==> flow/design.v <==
module clkdivider( input PCLK, input PRESERN, output wire newclk, output wire rise );
reg[1:0] counter;
always@(posedge PCLK)
begin
    if(!PRESERN)
        counter <= 2'd0;
    else
        counter <= counter + 1;
end
assign newclk = counter[1];
assign rise = (counter == 2'b01);
endmodule
module clkdivider_vgaFlash(input PCLK, input PRESERN, output wire newclk, output wire rise );
reg[19:0] counter;
always@(posedge PCLK)
begin
    if(!PRESERN)
        counter <= 20'd0;
    else
        counter <= counter + 1;
end
assign newclk = counter[19];
assign rise = (counter == 20'h7FFFF);
endmodule
module halfclk( input PCLK, input PRESERN, input en, output wire newclk, output wire rise );
reg counter;
always@(posedge PCLK)
begin
    if(!PRESERN)
        counter <= 1'b0;
    else if(en)
        counter <= counter + 1;
end
assign newclk = counter;
assign rise = en & ~counter;
endmodule
module vgacontrol(  
input PCLK, 				 
input PRESERN, 				 
input PSEL, 				 
input PENABLE, 				 
output wire PREADY, 		 
output wire PSLVERR,		 
input PWRITE,				 
input [31:0] PADDR,			 
input wire [31:0] PWDATA,	 
output reg [31:0] PRDATA,	 
output HS, 
output VS, 
output reg vga_R,
output reg vga_G,
output reg vga_B,
input SW,
input SW2,
input SW3
);
assign PSLVERR = 0;
assign PREADY = 1;
reg [31:0] player1;
reg [31:0] player2;
reg [31:0] whichplayer;
reg [31:0] winner;
wire player1_score;
wire player2_score;
wire p1_p;
wire p2_p;
wire p_u;
wire win_out;
wire pwin_out1;
wire pwin_out2;
wire player1_write = (PSEL & PENABLE & PWRITE & (PADDR[11:0] == 12'h104));
wire player2_write = (PSEL & PENABLE & PWRITE & (PADDR[11:0] == 12'h108));
wire whichplayer_write = (PSEL & PENABLE & PWRITE & (PADDR[11:0] == 12'h114));
wire winner_write = (PSEL & PENABLE & PWRITE & (PADDR[11:0] == 12'h118));
wire SWDebounce;
wire SWDebounce2;
wire SWDebounce3;
wire pwin1_out;
wire pwin2_out;
wire quarterclk, quarter_rise;
wire flashclk, flash_rise, half_flash, half_rise, quarter_flash, quarter_flash_rise;
Button_Debouncer db1(PCLK, PRESERN, SW, SWDebounce);
Button_Debouncer db2(PCLK, PRESERN, SW2, SWDebounce2);
Button_Debouncer db3(PCLK, PRESERN, SW3, SWDebounce3);
always @(posedge PCLK) 		 
begin
    if(!PRESERN)
        PRDATA <= 32'd0;
    else if(PADDR[11:0] == 12'h100)
    begin
        PRDATA[31:1] <= 31'h00000000;				 
        PRDATA[0] <= SWDebounce; 	 
    end
    else if(PADDR[11:0] == 12'h104)
    begin				
        PRDATA <= player1;
    end
    else if(PADDR[11:0] == 12'h108)
    begin				
        PRDATA <= player2;
    end
    else if(PADDR[11:0] == 12'h10C)
    begin
        PRDATA[31:1] <= 31'h00000000;				 
        PRDATA[0] <= SWDebounce2; 
    end
    else if(PADDR[11:0] == 12'h114)
    begin				 
        PRDATA <= whichplayer; 
    end
    else if(PADDR[11:0] == 12'h118)
    begin
        PRDATA[31:1] <= 31'h00000000;				 
        PRDATA[0] <= SWDebounce3; 
    end
end
always @(posedge PCLK) 		 
begin
	if(!PRESERN)
    begin
        player1 <= 32'd0;
        player2 <= 32'd0;
        whichplayer <= 32'd0;
        winner <= 32'd0;
    end
    else if(player1_write)
        player1 <= PWDATA;
	else if(player2_write)
        player2 <= PWDATA;
    else if(whichplayer_write)
        whichplayer <= PWDATA;
    else if(winner_write)
        winner <= PWDATA;
end
wire inDisplayArea;
wire [9:0] CounterX;
wire [8:0] CounterY;
hvsync_generator syncgen(.clk(PCLK), .rst(PRESERN), .en(quarter_rise), .vga_h_sync(HS), .vga_v_sync(VS), 
                            .inDisplayArea(inDisplayArea), .CounterX(CounterX), .CounterY(CounterY));
wire border = (CounterX[9:3]==0) || (CounterX[9:3]==79) || (CounterY[8:3]==0) || (CounterY[8:3]==60) || (CounterX[9:3]==40) || (CounterX[9:3]==39);
scoreDraw sd1(player1, player1_score, 32'd16, 32'd22, CounterX, CounterY, 8'd1);
scoreDraw sd2(player2, player2_score, 32'd56, 32'd22, CounterX, CounterY, 8'd1);
pscoreDraw ps1(CounterX, CounterY, 2, 2, 0, p1_p);
pscoreDraw ps2(CounterX, CounterY, 42, 2, 1, p2_p);
whichDraw wd(CounterX, CounterY, whichplayer, p_u);
pwinDraw pw1(PCLK, CounterX, CounterY, 22, 2, 1, pwin1_out);
pwinDraw pw2(PCLK, CounterX, CounterY, 22, 2, 2, pwin2_out);
winnerDraw wn(PCLK, PRESERN, flash_rise, CounterX, CounterY, 10, 40, win_out);
wire R = (winner>0) ? (win_out | ((winner == 1) ? (pwin1_out  | (~win_out&~pwin1_out&flashclk)) : (~win_out&~pwin2_out&flashclk))) : (border | player1_score | player2_score | p1_p);
wire G = (winner>0) ? (win_out | ((winner == 1) ? (~win_out&~pwin1_out&half_flash) : (~win_out&~pwin2_out&half_flash))) : (border | player1_score | player2_score | p_u);
wire B = (winner>0) ? (win_out | ((winner == 2) ? (pwin2_out  | (~win_out&~pwin2_out&quarter_flash)) : (~win_out&~pwin1_out&quarter_flash))) : (border | player1_score | player2_score | p2_p);
clkdivider cd(PCLK, PRESERN, quarterclk, quarter_rise);
clkdivider_vgaFlash cdf(PCLK, PRESERN, flashclk, flash_rise);
halfclk hc1(PCLK, PRESERN, flash_rise, half_flash, half_rise);
halfclk hc2(PCLK, PRESERN, half_rise, quarter_flash, quarter_flash_rise);
always @(posedge PCLK)
begin
  if(!PRESERN)
  begin
    vga_R <= 1'b0;
    vga_G <= 1'b0;
    vga_B <= 1'b0;
  end
  else if(quarter_rise)
  begin
    vga_R <= R & inDisplayArea;
    vga_G <= G & inDisplayArea;
    vga_B <= B & inDisplayArea;
  end
end
endmodule
module hvsync_generator(clk, rst, en, vga_h_sync, vga_v_sync, inDisplayArea, CounterX, CounterY);
input clk;
input rst;
input en;
output vga_h_sync, vga_v_sync;
output inDisplayArea;
output [9:0] CounterX;
output [8:0] CounterY;
reg [9:0] CounterX;
reg [8:0] CounterY;
wire CounterXmaxed = (CounterX==10'h2FF);
always @(posedge clk)
if(!rst)
	CounterX <= 0;
else if(en)
begin
if(CounterXmaxed)
	CounterX <= 0;
else
	CounterX <= CounterX + 1;
end
always @(posedge clk)
if(!rst)
	CounterY <= 0;
else if(en)
begin
if(CounterXmaxed) CounterY <= CounterY + 1;
end
reg	vga_HS, vga_VS;
always @(posedge clk)
if(!rst)
begin
	vga_HS <= 1'b0;
	vga_VS <= 1'b0;
end
else if(en)
begin
	vga_HS <= (CounterX[9:4]==6'h2D);  
	vga_VS <= (CounterY==500);  
end
reg inDisplayArea;
always @(posedge clk)
if(!rst)
	inDisplayArea <= 1'b0;
else if(en)
begin
if(inDisplayArea==0)
	inDisplayArea <= (CounterXmaxed) && (CounterY<480);
else
	inDisplayArea <= !(CounterX==639);
end
assign vga_h_sync = ~vga_HS;
assign vga_v_sync = ~vga_VS;
endmodule
module Button_Debouncer(
input clk,
input rst,  
input PB_in,  
output reg PB_out  
);
    reg [15:0] PB_cnt;  
    reg [1:0] sync;  
    always @(posedge clk)
        sync[1:0] <= {sync[0],~PB_in};
    wire PB_idle = (PB_out==sync[1]);  
    wire PB_cnt_max = &PB_cnt;  
    always @(posedge clk) 
    begin
        if(!rst)
        begin
            PB_cnt <= 16'd0;
            PB_out <= 1'b0;
        end
        else if(PB_idle)
            PB_cnt<= 16'd0;  
        else 
        begin
            PB_cnt<= PB_cnt + 16'd1;  
            if(PB_cnt_max)
            PB_out<= ~PB_out;  
        end
    end
endmodule
module draw(input [31:0]CounterX, input [31:0]CounterY, input [31:0]leftx, input [31:0]rightx, input [31:0]topy, input [31:0]boty, output box);  
    assign box = (((CounterX[9:3]>=leftx) && (CounterX[9:3]<(rightx))) && ((CounterY[8:3]>=topy) && (CounterY[8:3]<(boty))));
endmodule
module numbershift(input [31:0]number, output reg player_shift, input [31:0]x, input [31:0]y, input [31:0]CounterX, input [31:0]CounterY, input [7:0]scale);
    parameter S = 5; parameter C = 16; parameter O = 0; parameter R = 17; parameter E = 18; parameter P = 19; parameter Wl = 20; parameter Wr = 21; parameter N = 22;
    wire box1,box2,box3,box4,box5,box6,box7;    
    draw d1(CounterX, CounterY, x, x+(4 << scale), y, y+(1<<scale), box1);  
    draw d2(CounterX, CounterY, x, x+(4 << scale), y+(8 << scale), y+(8 << scale) + (1 << scale), box2);  
    draw d3(CounterX, CounterY, x, x+(1<<scale), y, y+(4 << scale) + (1 << scale), box3);  
    draw d4(CounterX, CounterY, x, x+(1<<scale), y+(4 << scale), y+(8 << scale) + (1 << scale), box4);  
    draw d5(CounterX, CounterY, x+(4 << scale) - (1 << scale), x+(4 << scale), y, y+(4 << scale) + (1 << scale), box5);  
    draw d6(CounterX, CounterY, x+(4 << scale) - (1 << scale), x+(4 << scale), y+(4 << scale), y+(8 << scale) + (1 << scale), box6);  
    draw d7(CounterX, CounterY, x, x+(4 << scale), y+(4 << scale), y+(4 << scale) + (1 << scale), box7);  
    always @*
    begin
        if(number == 32'd0)
            player_shift = box1 | box2 | box3 | box4 | box5 | box6;
        else if(number == 32'd1)
            player_shift = box3 | box4;
         else if(number == 32'd2)
            player_shift = box1 | box5 | box7 | box4 | box2;
         else if(number == 32'd3)
            player_shift = box1 | box5 | box7 | box6 | box2;
         else if(number == 32'd4)
            player_shift = box3 | box5 | box6 | box7;
         else if(number == 32'd5)
            player_shift = box1 | box2 | box3 | box6 | box7;        
         else if(number == 32'd6)
            player_shift = box1 | box2 | box3 | box4 | box6 | box7;        
         else if(number == 32'd7)
            player_shift = box1 | box5 | box6;        
         else if(number == 32'd8)
            player_shift = box1 | box2 | box3 | box4 | box5 | box6 | box7;        
         else if(number == 32'd9)
            player_shift = box1 | box3 | box5 | box6 | box7;
         else if(number == 32'd16)
            player_shift = box1 | box2 | box3 | box4;
         else if(number == 32'd17)
            player_shift = box1 | box3 | box4;
         else if(number == 32'd18)
            player_shift = box1 | box2 | box3 | box4 | box7;  
         else if(number == 32'd19)
            player_shift = box1 | box3 | box4 | box5 | box7;
         else if(number == 32'd20)
            player_shift = box2 | box3 | box4 | box6;
         else if(number == 32'd21)
            player_shift = box2 | box5 | box6;         
         else if(number == 32'd22)
            player_shift = box1 | box3 | box4 | box5 | box6;
         else
            player_shift = 0;
    end
endmodule
module scoreDraw(input [31:0]number, output reg player_shift, input [31:0]x, input [31:0]y, input [31:0]CounterX, input [31:0]CounterY, input [7:0]scale);
    wire player_shift1, player_shift2, player_shift3;
    numbershift n1(number, player_shift1, x, y, CounterX, CounterY, scale);
    numbershift n2(32'd1, player_shift2, x-5, y, CounterX, CounterY, scale);
    numbershift n3(number-10, player_shift3, x+5, y, CounterX, CounterY, scale);
    always @*
    begin
        if(number < 10 || number >15)
            player_shift = player_shift1;
        else
            player_shift = player_shift2 | player_shift3;
    end
endmodule
module pscoreDraw(input [31:0]CounterX, input [31:0]CounterY, input [31:0]x, input [31:0]y, input player, output player_shift);
    parameter spacing = 5;
    wire p, one_two, s, c, o, r, e;
    numbershift ns1(19, p, x, y, CounterX, CounterY, 0);  
    numbershift ns2(player+1, one_two, x+5, y, CounterX, CounterY, 0);  
    numbershift ns3(5, s, x+12, y, CounterX, CounterY, 0);  
    numbershift ns4(16, c, x+17, y, CounterX, CounterY, 0);  
    numbershift ns5(0, o, x+22, y, CounterX, CounterY, 0);  
    numbershift ns6(17, r, x+27, y, CounterX, CounterY, 0);  
    numbershift ns7(18, e, x+32, y, CounterX, CounterY, 0);  
    assign player_shift = p | one_two | s | c | o | r | e;
endmodule
module winnerDraw(input clk, input rst, input en, input [31:0]CounterX, input [31:0]CounterY, input [31:0]x, input [31:0]y, output win_out);
    wire w1, w2, i, n1, n2, e, r;
    reg tiny;
    always@(posedge clk)
    begin
        if(!rst)
            tiny <= 1'b0;
        else if(en)
            tiny <= ~tiny;
    end
    numbershift ns1(20, w1, x, y, CounterX, CounterY, 1);  
    numbershift ns2(21, w2, x+7, y, CounterX, CounterY, 1);  
    numbershift ns3(1, i, x+20, y, CounterX, CounterY, 1);  
    numbershift ns4(22, n1, x+26, y, CounterX, CounterY, 1);  
    numbershift ns5(22, n2, x+36, y, CounterX, CounterY, 1);  
    numbershift ns6(18, e, x+46, y, CounterX, CounterY, 1);  
    numbershift ns7(17, r, x+56, y, CounterX, CounterY, 1);  
    assign win_out = (w1 | w2 | i | n1 | n2 | e | r) & tiny;
endmodule
module pwinDraw(input clk, input [31:0]CounterX, input [31:0]CounterY, input [31:0]x, input [31:0]y, input [31:0]winner, output pwin_out);
    parameter spacing = 5;
    wire p, num;
    numbershift ns1(19, p, x, y, CounterX, CounterY, 2);  
    numbershift ns2(winner, num, x+24, y, CounterX, CounterY, 2);  
    assign pwin_out = (p | num);
endmodule
module whichDraw(input [31:0]CounterX, input [31:0]CounterY, input [31:0]player, output underline);
    wire box1, box2;
    draw d1(CounterX, CounterY, 2, 38, 12, 13, box1);
    draw d2(CounterX, CounterY, 43, 78, 12, 13, box2);
    assign underline = (player[0]) ? box2: box1;
endmodule
Step by step through the tools: vgacontrol
What the tools print for vgacontrol, step after step.
Lines are those of the file above, counted from 1.
Cell names lack the library's common part.
{"block": "setup", "top": "vgacontrol", "clock_port": "PCLK", "cell_library": "sky130hd", "corner": "tt_025C_1v80"}

Word level
Counts by Yosys on the flattened word-level netlist (proc, flatten, opt, wreduce; memories kept). Register bits leave out memories and registers merged into their read ports (data or address). Print and check cells are left out. Cells with the same type and inputs are merged into one.
{"block": "bits", "regBits": 267, "latchBits": 0, "mem_bits_rw": 0, "rom_bits": 0, "clocked_rd_ports_x_width": 0, "n_memories": 0, "in_bits": 72, "output_inout_bits": 39}
{"block": "op_classes", "addsub": 11, "mul": 0, "n_div": 0, "cmp": 110, "equal": 85, "n_shift": 0, "muxes": 90, "bitwise": 291, "reduce_and_logical": 252}
{"block": "op_table", "op": "32-bit by 5-bit == test with 1-bit output with constant B", "n": 28}
{"block": "op_table", "op": "32-bit by 3-bit == test with 1-bit output with constant B", "n": 16}
{"block": "op_table", "op": "32-bit by 2-bit == test with 1-bit output with constant B", "n": 9}
{"block": "op_table", "op": "32-bit by 4-bit == test with 1-bit output with constant B", "n": 8}
{"block": "op_table", "op": "1-bit OR", "n": 252}
{"block": "op_table", "op": "1-bit logical AND", "n": 225}
{"block": "op_table", "op": "32-bit by 1-bit == test with 1-bit output with constant B", "n": 5}
{"block": "op_table", "op": "31-bit two-way mux", "n": 5}
{"block": "op_table", "op": "32-bit logical NOT", "n": 4}
{"block": "op_table", "op": "7-bit by 6-bit greater-or-equal comparator with 1-bit output with constant B", "n": 17}
{"block": "op_table", "op": "7-bit by 6-bit < comparator with 1-bit output with constant B", "n": 17}
{"block": "op_table", "op": "1-bit two-way mux", "n": 84}
{"block": "op_table", "op": "12-bit by 9-bit == test with 1-bit output with constant B", "n": 6}
{"block": "op_table", "op": "7-bit by 5-bit greater-or-equal comparator with 1-bit output with constant B", "n": 10}
{"block": "op_table", "op": "32-bit by 4-bit subtractor with 32-bit output with constant B", "n": 2}
{"block": "op_table", "op": "32-bit by 4-bit > comparator with 1-bit output with constant B", "n": 2}
{"block": "op_table", "op": "32-bit by 4-bit < comparator with 1-bit output with constant B", "n": 2}
{"block": "op_table", "op": "7-bit by 5-bit < comparator with 1-bit output with constant B", "n": 9}
{"block": "op_table", "op": "7-bit < comparator with constant B", "n": 9}
{"block": "op_table", "op": "17-bit AND reduction", "n": 3}
{"block": "op_table", "op": "16-bit by 1-bit adder with 16-bit output with constant B", "n": 3}
{"block": "op_table", "op": "6-bit < comparator with constant B", "n": 6}
{"block": "op_table", "op": "7-bit greater-or-equal comparator with constant B", "n": 5}
{"block": "op_table", "op": "32-bit by 1-bit > comparator with 1-bit output with constant B", "n": 1}
{"block": "op_table", "op": "6-bit greater-or-equal comparator with constant B", "n": 5}
{"block": "op_table", "op": "7-bit by 4-bit < comparator with 1-bit output with constant B", "n": 4}
{"block": "op_table", "op": "7-bit by 4-bit greater-or-equal comparator with 1-bit output with constant B", "n": 3}
{"block": "op_table", "op": "1-bit NOT", "n": 20}
Other operator kinds: 38; their cells: 79.

Depth
Yosys ltp: most cells in a row. Word level: on the elaborated netlist, between registers, memories and ports. Mapped: between sequential cells and ports; inverters and the memories' decode and read muxes count.
{"block": "depth", "word_depth": 31, "ABC_AREA": 0, "mapped_depth": 13}

Mapped cells and area
Yosys stat after the flow's synthesis: flattened, memories mapped to cells. It holds for the ABC_AREA given above (unset counts as 0); a run with the other value may have another netlist.
{"block": "types", "cell_type": "dfxtp_1", "n": 267}
{"block": "types", "cell_type": "nand2_1", "n": 389}
{"block": "types", "cell_type": "a21boi_0", "n": 134}
{"block": "types", "cell_type": "nor2_1", "n": 124}
{"block": "types", "cell_type": "a21oi_1", "n": 87}
{"block": "types", "cell_type": "clkbuf_1", "n": 112}
{"block": "types", "cell_type": "xnor2_1", "n": 41}
{"block": "types", "cell_type": "xor2_1", "n": 40}
{"block": "types", "cell_type": "a222oi_1", "n": 31}
{"block": "types", "cell_type": "o21ai_0", "n": 56}
{"block": "types", "cell_type": "nand3_1", "n": 53}
{"block": "types", "cell_type": "nor3_1", "n": 47}
{"block": "types", "cell_type": "nand4_1", "n": 35}
{"block": "types", "cell_type": "nor4_1", "n": 35}
{"block": "types", "cell_type": "nor2b_1", "n": 30}
{"block": "types", "cell_type": "and2_1", "n": 29}
{"block": "types", "cell_type": "and3_1", "n": 23}
{"block": "types", "cell_type": "or3_1", "n": 21}
Not listed: further types 68, cells in them 315.
{"block": "synth_totals", "mapped_cells": 1869, "yosys_area_um2": 14443.9, "sequential_area_um2": 5345.1, "ff_cells": 267, "buffers": 135}
The figures by module come from a second, unflattened synthesis with its own total; it is not the netlist above.
{"block": "unflattened", "cells_unflattened": 80398, "hier_area_um2": 579482.0}
Each row is one instance without its submodules.
{"block": "by_module", "module": "numbershift", "n_inst": 31, "cells": 1670, "area_um2": 12096.6, "mod_seq_area_um2": 0.0}
{"block": "by_module", "module": "draw", "n_inst": 219, "cells": 115, "area_um2": 813.3, "mod_seq_area_um2": 0.0}
{"block": "by_module", "module": "(name not given)", "n_inst": 2, "cells": 474, "area_um2": 3409.5, "mod_seq_area_um2": 0.0}
{"block": "by_module", "module": "vgacontrol", "n_inst": 1, "cells": 768, "area_um2": 6461.2, "mod_seq_area_um2": 3263.1}
{"block": "by_module", "module": "(name not given)", "n_inst": 2, "cells": 292, "area_um2": 1924.3, "mod_seq_area_um2": 0.0}
{"block": "by_module", "module": "winnerDraw", "n_inst": 1, "cells": 491, "area_um2": 3577.2, "mod_seq_area_um2": 20.0}
{"block": "by_module", "module": "Button_Debouncer", "n_inst": 3, "cells": 83, "area_um2": 812.0, "mod_seq_area_um2": 380.4}
{"block": "by_module", "module": "pwinDraw", "n_inst": 2, "cells": 81, "area_um2": 554.3, "mod_seq_area_um2": 0.0}
{"block": "by_module", "module": "hvsync_generator", "n_inst": 1, "cells": 123, "area_um2": 1059.8, "mod_seq_area_um2": 440.4}
{"block": "by_module", "module": "clkdivider_vgaFlash", "n_inst": 1, "cells": 101, "area_um2": 867.1, "mod_seq_area_um2": 400.4}
{"block": "by_module", "module": "halfclk", "n_inst": 2, "cells": 4, "area_um2": 47.5, "mod_seq_area_um2": 20.0}
{"block": "by_module", "module": "clkdivider", "n_inst": 1, "cells": 6, "area_um2": 83.8, "mod_seq_area_um2": 40.0}
{"block": "by_module", "module": "whichDraw", "n_inst": 1, "cells": 3, "area_um2": 22.5, "mod_seq_area_um2": 0.0}

Worst setup path after synthesis
Path of least setup slack by OpenSTA after synthesis, without wires, with an ideal clock, recovery checks aside; 20% of the period is set as input and as output delay. Where synthesis merged equal registers, the netlist keeps one of their names.
{"block": "synth_path", "path_type": "in2reg", "start": "in PADDR[1]", "end": "reg player1[0]", "tclk_ns": 10.0, "in_delay_ns": 2.000, "setup_time_ns": 0.122, "launch_ns": 2.000, "arrival_ns": 3.671, "path_slack_ns": 6.206, "delay_ns": 1.793, "stages": 9, "period_less_setup_slack_ns": 3.794}
"delay_ns" = arrival - input delay + setup time.
"stages" counts driving pins, that of a launching flip-flop among them; a cell with two outputs on the path counts twice.
"period_less_setup_slack_ns" is the clock period less the worst setup slack; recovery checks do not enter. This is arithmetic on one report: input and output delays are still those of the set period (20% each).
Between the ends stands the longest chain of elaborated cells between them, by number of cells; it is not shown to be the way that was timed. Of several equally long chains one is given.
A line is the first line of the expression or statement that the cell stems from. Yosys adds cells for indexed reads and writes and turns some case tables into memories.
{"block": "synth_via", "cell_sequence": "nor4_1 -> and3_1 -> nand2_1 -> or3_1 -> or2_2 -> clkbuf_1 -> clkbuf_1 -> nand2_1 -> a21boi_0", "elab_chain_len": 2, "cells_between": 2, "cone_classes": "eq/ne: 1; logic: 1"}
{"block": "synth_lines", "item": "from (decl)", "line_no": 45, "source": "input [31:0] PADDR,"}
{"block": "synth_lines", "item": "12-bit by 9-bit == test with 1-bit output", "line_no": 71, "source": "wire player1_write = (PSEL & PENABLE & PWRITE & (PADDR[11:0] == 12'h104));"}
{"block": "synth_lines", "item": "1-bit bitwise AND", "line_no": 71}
{"block": "synth_lines", "item": "to (assign)", "line_no": 121, "source": "player1 <= 32'd0;"}
{"block": "synth_lines", "item": "to (assign)", "line_no": 127, "source": "player1 <= PWDATA;"}
{"block": "synth_lines", "item": "to (decl)", "line_no": 59, "source": "reg [31:0] player1;"}

Worst path after layout
From the final timing report of job 1: the path of least setup slack in the routed layout; clock arrival at registers is part of the times.
{"block": "layout_path", "path_type": "reg2reg", "start": "reg player2[0]", "end": "reg vga_R", "tclk_ns": 3.41, "setup_time_ns": 0.10, "launch_ns": 0.52, "arrival_ns": 4.29, "path_slack_ns": -0.44, "stages": 11}
Between the ends stands the longest chain of elaborated cells between them, by number of cells; it is not shown to be the way that was timed. Of several equally long chains one is given.
{"block": "layout_via", "cell_sequence": "dfxtp_1 -> clkbuf_1 -> clkbuf_1 -> o31ai_1 -> a211oi_1 -> a2111oi_0 -> nor4_1 -> o2111ai_2 -> a2111oi_4 -> buf_4 -> a21oi_1", "elab_chain_len": 25, "cells_between": 78, "cone_classes": "add/sub: 1; compare: 2; eq/ne: 32; mux: 36; logic: 4; reduce/logical: 3"}
{"block": "layout_lines", "item": "from (decl)", "line_no": 60, "source": "reg [31:0] player2;"}
{"block": "layout_lines", "item": "from (assign)", "line_no": 122, "source": "player2 <= 32'd0;"}
{"block": "layout_lines", "item": "from (assign)", "line_no": 129, "source": "player2 <= PWDATA;"}
{"block": "layout_lines", "item": "32-bit by 4-bit subtractor with 32-bit output", "line_no": 312, "source": "numbershift n3(number-10, player_shift3, x+5, y, CounterX, CounterY, scale);"}
{"block": "layout_lines", "item": "32-bit by 5-bit == test with 1-bit output", "line_no": 302, "source": "else if(number == 32'd22)"}
{"block": "layout_lines", "item": "1-bit two-way mux", "line_no": 302}
{"block": "layout_lines", "item": "1-bit two-way mux", "line_no": 300, "source": "else if(number == 32'd21)"}
{"block": "layout_lines", "item": "1-bit two-way mux", "line_no": 298, "source": "else if(number == 32'd20)"}
{"block": "layout_lines", "item": "1-bit two-way mux", "line_no": 296, "source": "else if(number == 32'd19)"}
{"block": "layout_lines", "item": "1-bit two-way mux", "line_no": 294, "source": "else if(number == 32'd18)"}
{"block": "layout_lines", "item": "(+10 left out)"}
{"block": "layout_lines", "item": "1-bit two-way mux", "line_no": 272, "source": "else if(number == 32'd1)"}
{"block": "layout_lines", "item": "1-bit two-way mux", "line_no": 270, "source": "if(number == 32'd0)"}
{"block": "layout_lines", "item": "1-bit OR", "line_no": 318, "source": "player_shift = player_shift2 | player_shift3;"}
{"block": "layout_lines", "item": "1-bit two-way mux", "line_no": 315, "source": "if(number < 10 || number >15)"}
{"block": "layout_lines", "item": "1-bit OR (2 in a row)", "line_no": 149, "source": "wire R = (winner>0) ? (win_out | ((winner == 1) ? (pwin1_out  | (~win_out&~pwin1_out&flashclk)) : (~win_out&~p ..."}
{"block": "layout_lines", "item": "1-bit two-way mux", "line_no": 149}
{"block": "layout_lines", "item": "1-bit bitwise AND", "line_no": 166, "source": "vga_R <= R & inDisplayArea;"}
{"block": "layout_lines", "item": "to (assign)", "line_no": 160, "source": "vga_R <= 1'b0;"}
{"block": "layout_lines", "item": "to (assign)", "line_no": 166}
{"block": "layout_lines", "item": "to (decl)", "line_no": 50, "source": "output reg vga_R,"}

Wiki page: vgacontrol / flow data

Record of 3 stored runs of the RTL-to-layout flow on vgacontrol, platform sky130hd. The runs are unordered. Constraints: input delay and output delay 20% of the set period each, output load 0.01 pF.
"achievedPeriod_ns" is the run's clock period less its worst setup slack. It is reckoned from that one timing run; input and output delays stay at 20% of the period that was set.
By "worst_path_allowed_less_slack_ns" is meant the share of the clock period that the worst setup path is allowed (20% is reserved at inputs, 20% at outputs), minus its slack. Clock arrival times at its registers enter into it.
By "totalPower_uw" is meant OpenSTA's value without simulated activity: inputs other than the clock are taken to toggle once in ten clock periods, and the tool carries that through the logic.

{"run": "job 1", "settings": { "CAP_MARGIN": 25, "CELL_PAD_IN_SITES_DETAIL_PLACEMENT": 1, "CELL_PAD_IN_SITES_GLOBAL_PLACEMENT": 0, "CORE_ASPECT_RATIO": 0.83, "CORE_MARGIN": 3, "CORE_UTILIZATION": 20, "CTS_CLUSTER_DIAMETER": 379, "CTS_CLUSTER_SIZE": 37, "GPL_ROUTABILITY_DRIVEN": 0, "GPL_TIMING_DRIVEN": 0, "MIN_ROUTING_LAYER": "met2", "PLACE_DENSITY_LB_ADDON": 0.22, "SETUP_SLACK_MARGIN": -0.01, "TNS_END_PERCENT": 10, "period_ns": 3.41, "SLEW_MARGIN": 20 }, "results": { "setup_worst_slack_ns": -0.440, "finish.utilization_frac": 0.243, "design.die.area_um2": 75493.6, "fin_tns_ns": -0.887, "finalCellArea_um2": 17340.4, "worst_path_allowed_less_slack_ns": 3.85, "critical_path_kind": "reg2reg", "totalPower_uw": 5121, "achievedPeriod_ns": 3.850, "worst_hold_slack_ns": 0.337, "synth_area_um2": 14443.9 }}
{"run": "job 2", "settings": { "CAP_MARGIN": 25, "CELL_PAD_IN_SITES_DETAIL_PLACEMENT": 1, "CELL_PAD_IN_SITES_GLOBAL_PLACEMENT": 3, "CORE_ASPECT_RATIO": 0.83, "CORE_MARGIN": 3, "CORE_UTILIZATION": 40, "CTS_CLUSTER_SIZE": 37, "GPL_ROUTABILITY_DRIVEN": 0, "MIN_ROUTING_LAYER": "met2", "PLACE_DENSITY_LB_ADDON": 0.03, "TNS_END_PERCENT": 10, "period_ns": 3.41, "SLEW_MARGIN": 20 }, "results": { "setup_worst_slack_ns": 0.105, "finish.utilization_frac": 0.504, "design.die.area_um2": 38435.6, "fin_tns_ns": 0.000, "finalCellArea_um2": 17688.2, "worst_path_allowed_less_slack_ns": 3.30, "critical_path_kind": "reg2reg", "totalPower_uw": 6771, "achievedPeriod_ns": 3.305, "worst_hold_slack_ns": 0.332, "synth_area_um2": 14443.9 }}
{"run": "job 3", "settings": { "ABC_AREA": 0, "CAP_MARGIN": 0, "CORE_MARGIN": 6, "CORE_UTILIZATION": 64, "CTS_CLUSTER_DIAMETER": 128, "MIN_ROUTING_LAYER": "met1", "PLACE_DENSITY_LB_ADDON": 0.06, "SETUP_SLACK_MARGIN": 0.12, "SLEW_MARGIN": 25, "period_ns": 2.88 }, "results": { "setup_worst_slack_ns": -0.157, "finish.utilization_frac": 0.842, "design.die.area_um2": 26318.6, "fin_tns_ns": -0.361, "finalCellArea_um2": 18494.0, "worst_path_allowed_less_slack_ns": 3.04, "critical_path_kind": "reg2reg", "totalPower_uw": 7566, "achievedPeriod_ns": 3.037, "worst_hold_slack_ns": 0.334, "synth_area_um2": 14443.9 }}
